==> flow/design.v <==
module NCO #(N = 32)(
  input clk,                  
  input rst,                  
  input [N-1:0] ctrl,         
  output reg [15:0] sin_out   
);
reg [N-1:0] phase;
always @(posedge clk) begin
  if (rst)
    phase <= {N{1'b0}};
  else
    phase <= phase + ctrl;
end
reg [5:0] sin_lut_sel;
reg [15:0] sin_lut_val;
always @(*) begin
  sin_lut_sel <= phase[N-2] ? ~(phase[N-3:N-8]-1'b1) : phase[N-3:N-8];
  if (phase[N-2] & ~|phase[N-3:N-8]) begin
    sin_out <= phase[N-1] ? 16'b10000000_00000001 : 16'b01111111_11111111;
  end else begin
    sin_out <= phase[N-1] ? (~sin_lut_val+1'b1) : sin_lut_val;    
  end
  case(sin_lut_sel)
    6'h00 : sin_lut_val <= 16'h0000;
    6'h01 : sin_lut_val <= 16'h0324;
    6'h02 : sin_lut_val <= 16'h0648;
    6'h03 : sin_lut_val <= 16'h096A;
    6'h04 : sin_lut_val <= 16'h0C8C;
    6'h05 : sin_lut_val <= 16'h0FAB;
    6'h06 : sin_lut_val <= 16'h12C8;
    6'h07 : sin_lut_val <= 16'h15E2;
    6'h08 : sin_lut_val <= 16'h18F9;
    6'h09 : sin_lut_val <= 16'h1C0B;
    6'h0A : sin_lut_val <= 16'h1F1A;
    6'h0B : sin_lut_val <= 16'h2223;
    6'h0C : sin_lut_val <= 16'h2528;
    6'h0D : sin_lut_val <= 16'h2826;
    6'h0E : sin_lut_val <= 16'h2B1F;
    6'h0F : sin_lut_val <= 16'h2E11;
    6'h10 : sin_lut_val <= 16'h30FB;
    6'h11 : sin_lut_val <= 16'h33DF;
    6'h12 : sin_lut_val <= 16'h36BA;
    6'h13 : sin_lut_val <= 16'h398C;
    6'h14 : sin_lut_val <= 16'h3C56;
    6'h15 : sin_lut_val <= 16'h3F17;
    6'h16 : sin_lut_val <= 16'h41CE;
    6'h17 : sin_lut_val <= 16'h447A;
    6'h18 : sin_lut_val <= 16'h471C;
    6'h19 : sin_lut_val <= 16'h49B4;
    6'h1A : sin_lut_val <= 16'h4C3F;
    6'h1B : sin_lut_val <= 16'h4EBF;
    6'h1C : sin_lut_val <= 16'h5133;
    6'h1D : sin_lut_val <= 16'h539B;
    6'h1E : sin_lut_val <= 16'h55F5;
    6'h1F : sin_lut_val <= 16'h5842;
    6'h20 : sin_lut_val <= 16'h5A82;
    6'h21 : sin_lut_val <= 16'h5CB3;
    6'h22 : sin_lut_val <= 16'h5ED7;
    6'h23 : sin_lut_val <= 16'h60EB;
    6'h24 : sin_lut_val <= 16'h62F1;
    6'h25 : sin_lut_val <= 16'h64E8;
    6'h26 : sin_lut_val <= 16'h66CF;
    6'h27 : sin_lut_val <= 16'h68A6;
    6'h28 : sin_lut_val <= 16'h6A6D;
    6'h29 : sin_lut_val <= 16'h6C23;
    6'h2A : sin_lut_val <= 16'h6DC9;
    6'h2B : sin_lut_val <= 16'h6F5E;
    6'h2C : sin_lut_val <= 16'h70E2;
    6'h2D : sin_lut_val <= 16'h7254;
    6'h2E : sin_lut_val <= 16'h73B5;
    6'h2F : sin_lut_val <= 16'h7504;
    6'h30 : sin_lut_val <= 16'h7641;
    6'h31 : sin_lut_val <= 16'h776B;
    6'h32 : sin_lut_val <= 16'h7884;
    6'h33 : sin_lut_val <= 16'h7989;
    6'h34 : sin_lut_val <= 16'h7A7C;
    6'h35 : sin_lut_val <= 16'h7B5C;
    6'h36 : sin_lut_val <= 16'h7C29;
    6'h37 : sin_lut_val <= 16'h7CE3;
    6'h38 : sin_lut_val <= 16'h7D89;
    6'h39 : sin_lut_val <= 16'h7E1D;
    6'h3A : sin_lut_val <= 16'h7E9C;
    6'h3B : sin_lut_val <= 16'h7F09;
    6'h3C : sin_lut_val <= 16'h7F61;
    6'h3D : sin_lut_val <= 16'h7FA6;
    6'h3E : sin_lut_val <= 16'h7FD8;
    6'h3F : sin_lut_val <= 16'h7FF5;
  endcase
end
endmodule
module Chirp #(N = 32)(
  input clk,
  input rst,
  input [7:0] delay,           
  input reverse,               
  input [N-1:0] min_ctrl,      
  input [N-1:0] max_ctrl,      
  input [N-1:0] inc_rate,      
  input [N-1:0] div_rate,      
  output reg nco_reset,        
  output reg [N-1:0] nco_ctrl  
);
wire [N-1:0] stt_ctrl;
wire [N-1:0] end_ctrl;
wire end_flag;
assign stt_ctrl = reverse ? max_ctrl : min_ctrl;
assign end_ctrl = reverse ? min_ctrl : max_ctrl;
assign end_flag = reverse ? (nco_ctrl <= end_ctrl) : (nco_ctrl >= end_ctrl);
reg [N-1:0] rate_count;
reg [7:0] delay_count;
always @(posedge clk) begin
  if (rst) begin
    rate_count <= {N{1'b0}};
    delay_count <= 4'b0;
    nco_reset <= 1'b1;
    nco_ctrl <= {N{1'b0}};
  end else begin
    if (end_flag) begin
      nco_ctrl <= stt_ctrl;
      rate_count <= rate_count + 1'b1;
    end else if (rate_count >= div_rate) begin
      nco_ctrl <= reverse ? nco_ctrl - inc_rate : nco_ctrl + inc_rate;
      rate_count <= {N{1'b0}};
    end else
      rate_count <= rate_count + 1'b1;
    if (end_flag) begin
      if (delay_count >= delay)
        delay_count <= 8'b0;
      else
        delay_count <= delay_count + 1'b1;
    end
    nco_reset <= |delay_count;
  end
end
endmodule
module WaveGenerator #(N = 32, M = 16)(
  input clk,
  input rst,
  input chirp_reverse,             
  input [7:0] chirp_delay,         
  input [N-1:0] chirp_min_ctrl,    
  input [N-1:0] chirp_max_ctrl,    
  input [N-1:0] chirp_inc_rate,    
  input [N-1:0] chirp_div_rate,    
  output reg [M-1:0] waveform     
);
reg nco_reset;
reg [N-1:0] nco_ctrl;
wire chirp_nco_reset;
wire [N-1:0] chirp_nco_ctrl;
wire [15:0] sin_out;
always @(posedge clk) begin
  nco_ctrl <= chirp_nco_ctrl;
  nco_reset <= chirp_nco_reset;
  waveform <= sin_out;
end
NCO #(.N(N)) NCO0 (
  .clk     ( clk       ),  
  .rst     ( nco_reset ),  
  .ctrl    ( nco_ctrl  ),  
  .sin_out ( sin_out   )  
);
Chirp #(.N(N)) Chirp0 (
  .clk       ( clk             ),  
  .rst       ( rst             ),  
  .delay     ( chirp_delay     ),  
  .reverse   ( chirp_reverse   ),  
  .min_ctrl  ( chirp_min_ctrl  ),  
  .max_ctrl  ( chirp_max_ctrl  ),  
  .inc_rate  ( chirp_inc_rate  ),  
  .div_rate  ( chirp_div_rate  ),  
  .nco_reset ( chirp_nco_reset ),  
  .nco_ctrl  ( chirp_nco_ctrl  )   
);
endmodule
# [Step by step through the tools: WaveGenerator]
# What the tools print for WaveGenerator, step after step.
# Lines are those of the file above, counted from 1.
# Operators: Yosys type, input widths -> output width; for muxes data width and select width s.
# Library cell names are shortened.
# A cell with -- has no value.
[setup] top_module="WaveGenerator" clk_port="clk" lib="sky130hd" pvt_corner="tt_025C_1v80"

# [After elaboration]
# Source: Yosys, flattened and elaborated, memories not mapped. Widths are those after wreduce. Registers that Yosys merges into a memory's read port (data or address) are not register bits. Print and check cells do not count. Equal cells are merged and count once.
# Memory sizes are those after Yosys's memory passes, which may raise the word count (mostly to a power of two), join words into wider ones and drop unused or constant bits.
[op_classes] n_addsub=7 n_cmp=4 muxes=13 logic=3 reduce_and_logical=4
[ops] op="$mux 32" n=7
[ops] op="$add 32x32->32" n=2
[ops] op="$ge 32x32->1" n=2
[ops] op="$mux 16" n=3
[ops] op="$add 32x1->32 const B" n=1
[ops] op="$sub 32x32->32" n=1
[ops] op="$le 32x32->1" n=1
[ops] op="$add 16x1->16 const B" n=1
[ops] op="$not 16->16" n=1
[ops] op="$add 8x1->8 const B" n=1
[ops] op="$ge 8x8->1" n=1
[ops] op="$reduce_or 8->1" n=1
[ops] op="$mux 8" n=1
[ops] op="$sub 6x1->6 const B" n=1
[ops] op="$not 6->6" n=1
[ops] op="$reduce_or 6->1" n=1
[ops] op="$mux 6" n=1
[ops] op="$reduce_bool 2->1" n=1
[ops] op="$and 1x1->1" n=1
[ops] op="$logic_not 1->1" n=1
[ops] op="$mux 1" n=1
[bits] regBits=154 romBits=960 memories=1 input_bits=139 out_inout_bits=16
[mem_list] name="(name not given)" words=64 word_bits=15 read_ports=1 write_ports=0 line_no=23 source="case(sin_lut_sel)"

# [Depth]
# Yosys ltp: most cells in a row. Word level: on the elaborated netlist, between registers, memories and ports. Mapped: between sequential cells and ports; inverters and the memories' decode and read muxes count.
[logic_depth] depth_word=4 abc_area=1 depth_mapped=28

# [Netlist]
# Source: synth_stat.txt of the flow (Yosys; design flattened, memories mapped). It holds for the ABC_AREA given above (unset counts as 0); a run with the other value may have another netlist.
[synth_totals] cell_count=2233 yosys_area_mm2=0.0139546 ff_cells=154 buffers=58
[by_type] cell="dfxtp_1" n=154 area_total_um2=3.08E+03
[by_type] cell="nand2_1" n=591 area_total_um2=2.22E+03
[by_type] cell="ha_1" n=155 area_total_um2=1939.36
[by_type] cell="inv_1" n=262 area_total_um2=983.443
[by_type] cell="nor2_1" n=244 area_total_um2=915.878
[by_type] cell="o21ai_0" n=176 area_total_um2=880.845
[by_type] cell="a21oi_1" n=169 area_total_um2=845.811
[by_type] cell="nand3_1" n=133 area_total_um2=665.638
[by_type] cell="xor2_1" n=60 area_total_um2=525.504
[by_type] cell="nand4_1" n=41 area_total_um2=256.496
[by_type] cell="xnor2_1" n=24 area_total_um2=210.202
[by_type] cell="nor3_1" n=26 area_total_um2=130.125
[by_type] cell="o21a_1" n=17 area_total_um2=127.622
[by_type] cell="clkbuf_1" n=30 area_total_um2=112.608
[by_type] cell="nor4_1" n=13 area_total_um2=81.328
[by_type] cell="buf_2" n=16 area_total_um2=80.077
[by_type] cell="buf_6" n=6 area_total_um2=67.565
[by_type] cell="o211ai_1" n=8 area_total_um2=60.058
# Other cell types: 32; their cells: 108.

# [Path before layout]
# Source: OpenSTA report_checks on the synthesized netlist (no wires, ideal clock, input and output delay 20% of the period each), path of least setup slack; recovery checks are left aside. Register names are those of the netlist, which keeps one name where synthesis merged equal registers.
[synth_timing] path_kind="input-to-reg" start="input chirp_reverse" end="register Chirp0.nco_ctrl[31]" clock_period_ns=6.0 input_delay_ns=1.200 launch_ns=1.200 t_arrival_ns=4.057 slack_ns=1.826 delay_ns=2.974 driving_pins=22 synth_period_reached_ns=4.174
# "delay_ns" = arrival - input delay + setup time.
# "driving_pins" counts driving pins, that of a launching flip-flop among them; a cell with two outputs on the path counts twice.
# "synth_period_reached_ns" = period - worst setup slack (recovery checks aside). The figure is calculated, with input and output delays left at 20% of the set period.
# Between the ends stands the longest chain of elaborated cells between them, by number of cells; it is not shown to be the way that was timed. Of several equally long chains one is given.
# A line is the first line of the expression or statement that the cell stems from. Yosys adds cells for indexed reads and writes and turns some case tables into memories.
# A register here has more assigning lines than the two given.
[synth_between] path_cell_list="clkbuf_1 > clkbuf_1 > clkbuf_1 > buf_1 > nand2_1 > o21ai_0 > ha_1 > a21oi_1 > nor2_1 > nor3_1 > o21ai_0 > nand2_1 > nand2_1 > nand2_1 > nand2_1 > nand2_1 > nand3_1 > nor2_1 > inv_1 > clkbuf_1 > o21ai_0 > nor2_1" elab_chain_len=4 cone_cells=9 cone_lines=6 cone_classes="compare: 2; mux: 6; reduce/logical: 1"
[synth_rtl] item="start, declared" line_no=139 source="input chirp_reverse,"
[synth_rtl] item="$mux 32" line_no=107 source="assign end_ctrl = reverse ? min_ctrl : max_ctrl;"
[synth_rtl] item="$ge 32x32->1" line_no=108 source="assign end_flag = reverse ? (nco_ctrl <= end_ctrl) : (nco_ctrl >= end_ctrl);"
[synth_rtl] item="$mux 1" line_no=108
[synth_rtl] item="$mux 32" line_no=118 source="if (end_flag) begin"
[synth_rtl] item="end, assigned" line_no=119 source="nco_ctrl <= stt_ctrl;"
[synth_rtl] item="end, assigned" line_no=122 source="nco_ctrl <= reverse ? nco_ctrl - inc_rate : nco_ctrl + inc_rate;"
[synth_rtl] item="end, declared" line_no=101 source="output reg [N-1:0] nco_ctrl"

# [Path in the finished layout]
# Path of least setup slack in the final report of run 1 (OpenROAD, finished layout, wires in). Where an end is a register, its clock arrival counts in the times.
[layout_timing] path_kind="input-to-reg" start="input chirp_inc_rate[2]" end="register Chirp0.nco_ctrl[29]" clock_period_ns=6.91 input_delay_ns=1.38 launch_ns=1.38 t_arrival_ns=5.60 slack_ns=1.66 driving_pins=20
# Between the ends stands the longest chain of elaborated cells between them, by number of cells; it is not shown to be the way that was timed. Of several equally long chains one is given.
# A register here has more assigning lines than the two given.
[layout_between] path_cell_list="clkdlybuf4s50_1 > inv_1 > nand3_1 > nor3_1 > nand3_1 > nor4_1 > nand3_1 > or2_1 > nand2_1 > xor2_1 > ha_1 > nand2_1 > nor2_1 > inv_1 > nor3_1 > nand3_1 > nand2_1 > nor2_1 > nor3_1 > nor2_1" elab_chain_len=4 cone_cells=5 cone_lines=3 cone_classes="add/sub: 2; mux: 3"
[layout_rtl] item="start, declared" line_no=143 source="input [N-1:0] chirp_inc_rate,"
[layout_rtl] item="$add 32x32->32" line_no=122 source="nco_ctrl <= reverse ? nco_ctrl - inc_rate : nco_ctrl + inc_rate;"
[layout_rtl] item="$mux 32" line_no=122
[layout_rtl] item="$mux 32" line_no=121 source="end else if (rate_count >= div_rate) begin"
[layout_rtl] item="$mux 32" line_no=118 source="if (end_flag) begin"
[layout_rtl] item="end, assigned" line_no=119 source="nco_ctrl <= stt_ctrl;"
[layout_rtl] item="end, assigned" line_no=122
[layout_rtl] item="end, declared" line_no=101 source="output reg [N-1:0] nco_ctrl"

# Measured data: module WaveGenerator, platform sky130hd, 2 stored runs of the flow under differing settings, order arbitrary. Input and output delays are each 20% of the period that was set; the output load is 0.01 pF.
# "worst_setup_path_time_ns": the worst setup path's part of the clock period (all of it between registers, 20% less for each end at a port) less its slack. A launch clock that arrives late makes it longer, a capture clock that arrives late makes it shorter.
run="run 1" settings ABC_AREA=1 CELL_PAD_IN_SITES_DETAIL_PLACEMENT=1 CELL_PAD_IN_SITES_GLOBAL_PLACEMENT=0 CORE_UTILIZATION=17 CTS_CLUSTER_SIZE=31 MAX_ROUTING_LAYER="met4" PLACE_DENSITY=0.43 SETUP_SLACK_MARGIN=0.11 TNS_END_PERCENT=100 period_ns=6.91 CAP_MARGIN=20 CORE_MARGIN=2 SLEW_MARGIN=20
run="run 1" results die_footprint_mm2=0.0843932 fin_hold_ws_ns=0.391 tns_ns=0.000 timing.setup.ws_ns=1.655 post_route_util_pct=21.1 yosys.chip_area_mm2=0.0139546 worst_setup_path_time_ns=3.87 worst_path_kind="input-to-reg"
run="run 2" settings ABC_AREA=1 CELL_PAD_IN_SITES_DETAIL_PLACEMENT=0 CELL_PAD_IN_SITES_GLOBAL_PLACEMENT=3 CORE_UTILIZATION=41 CTS_CLUSTER_DIAMETER=114 CTS_CLUSTER_SIZE=17 HOLD_SLACK_MARGIN=-0.03 PLACE_DENSITY_LB_ADDON=0.18 SETUP_SLACK_MARGIN=0.35 SLEW_MARGIN=30 period_ns=4.47 CAP_MARGIN=20 CORE_MARGIN=2
run="run 2" outcome="incomplete, placement halted on FLW-0024"
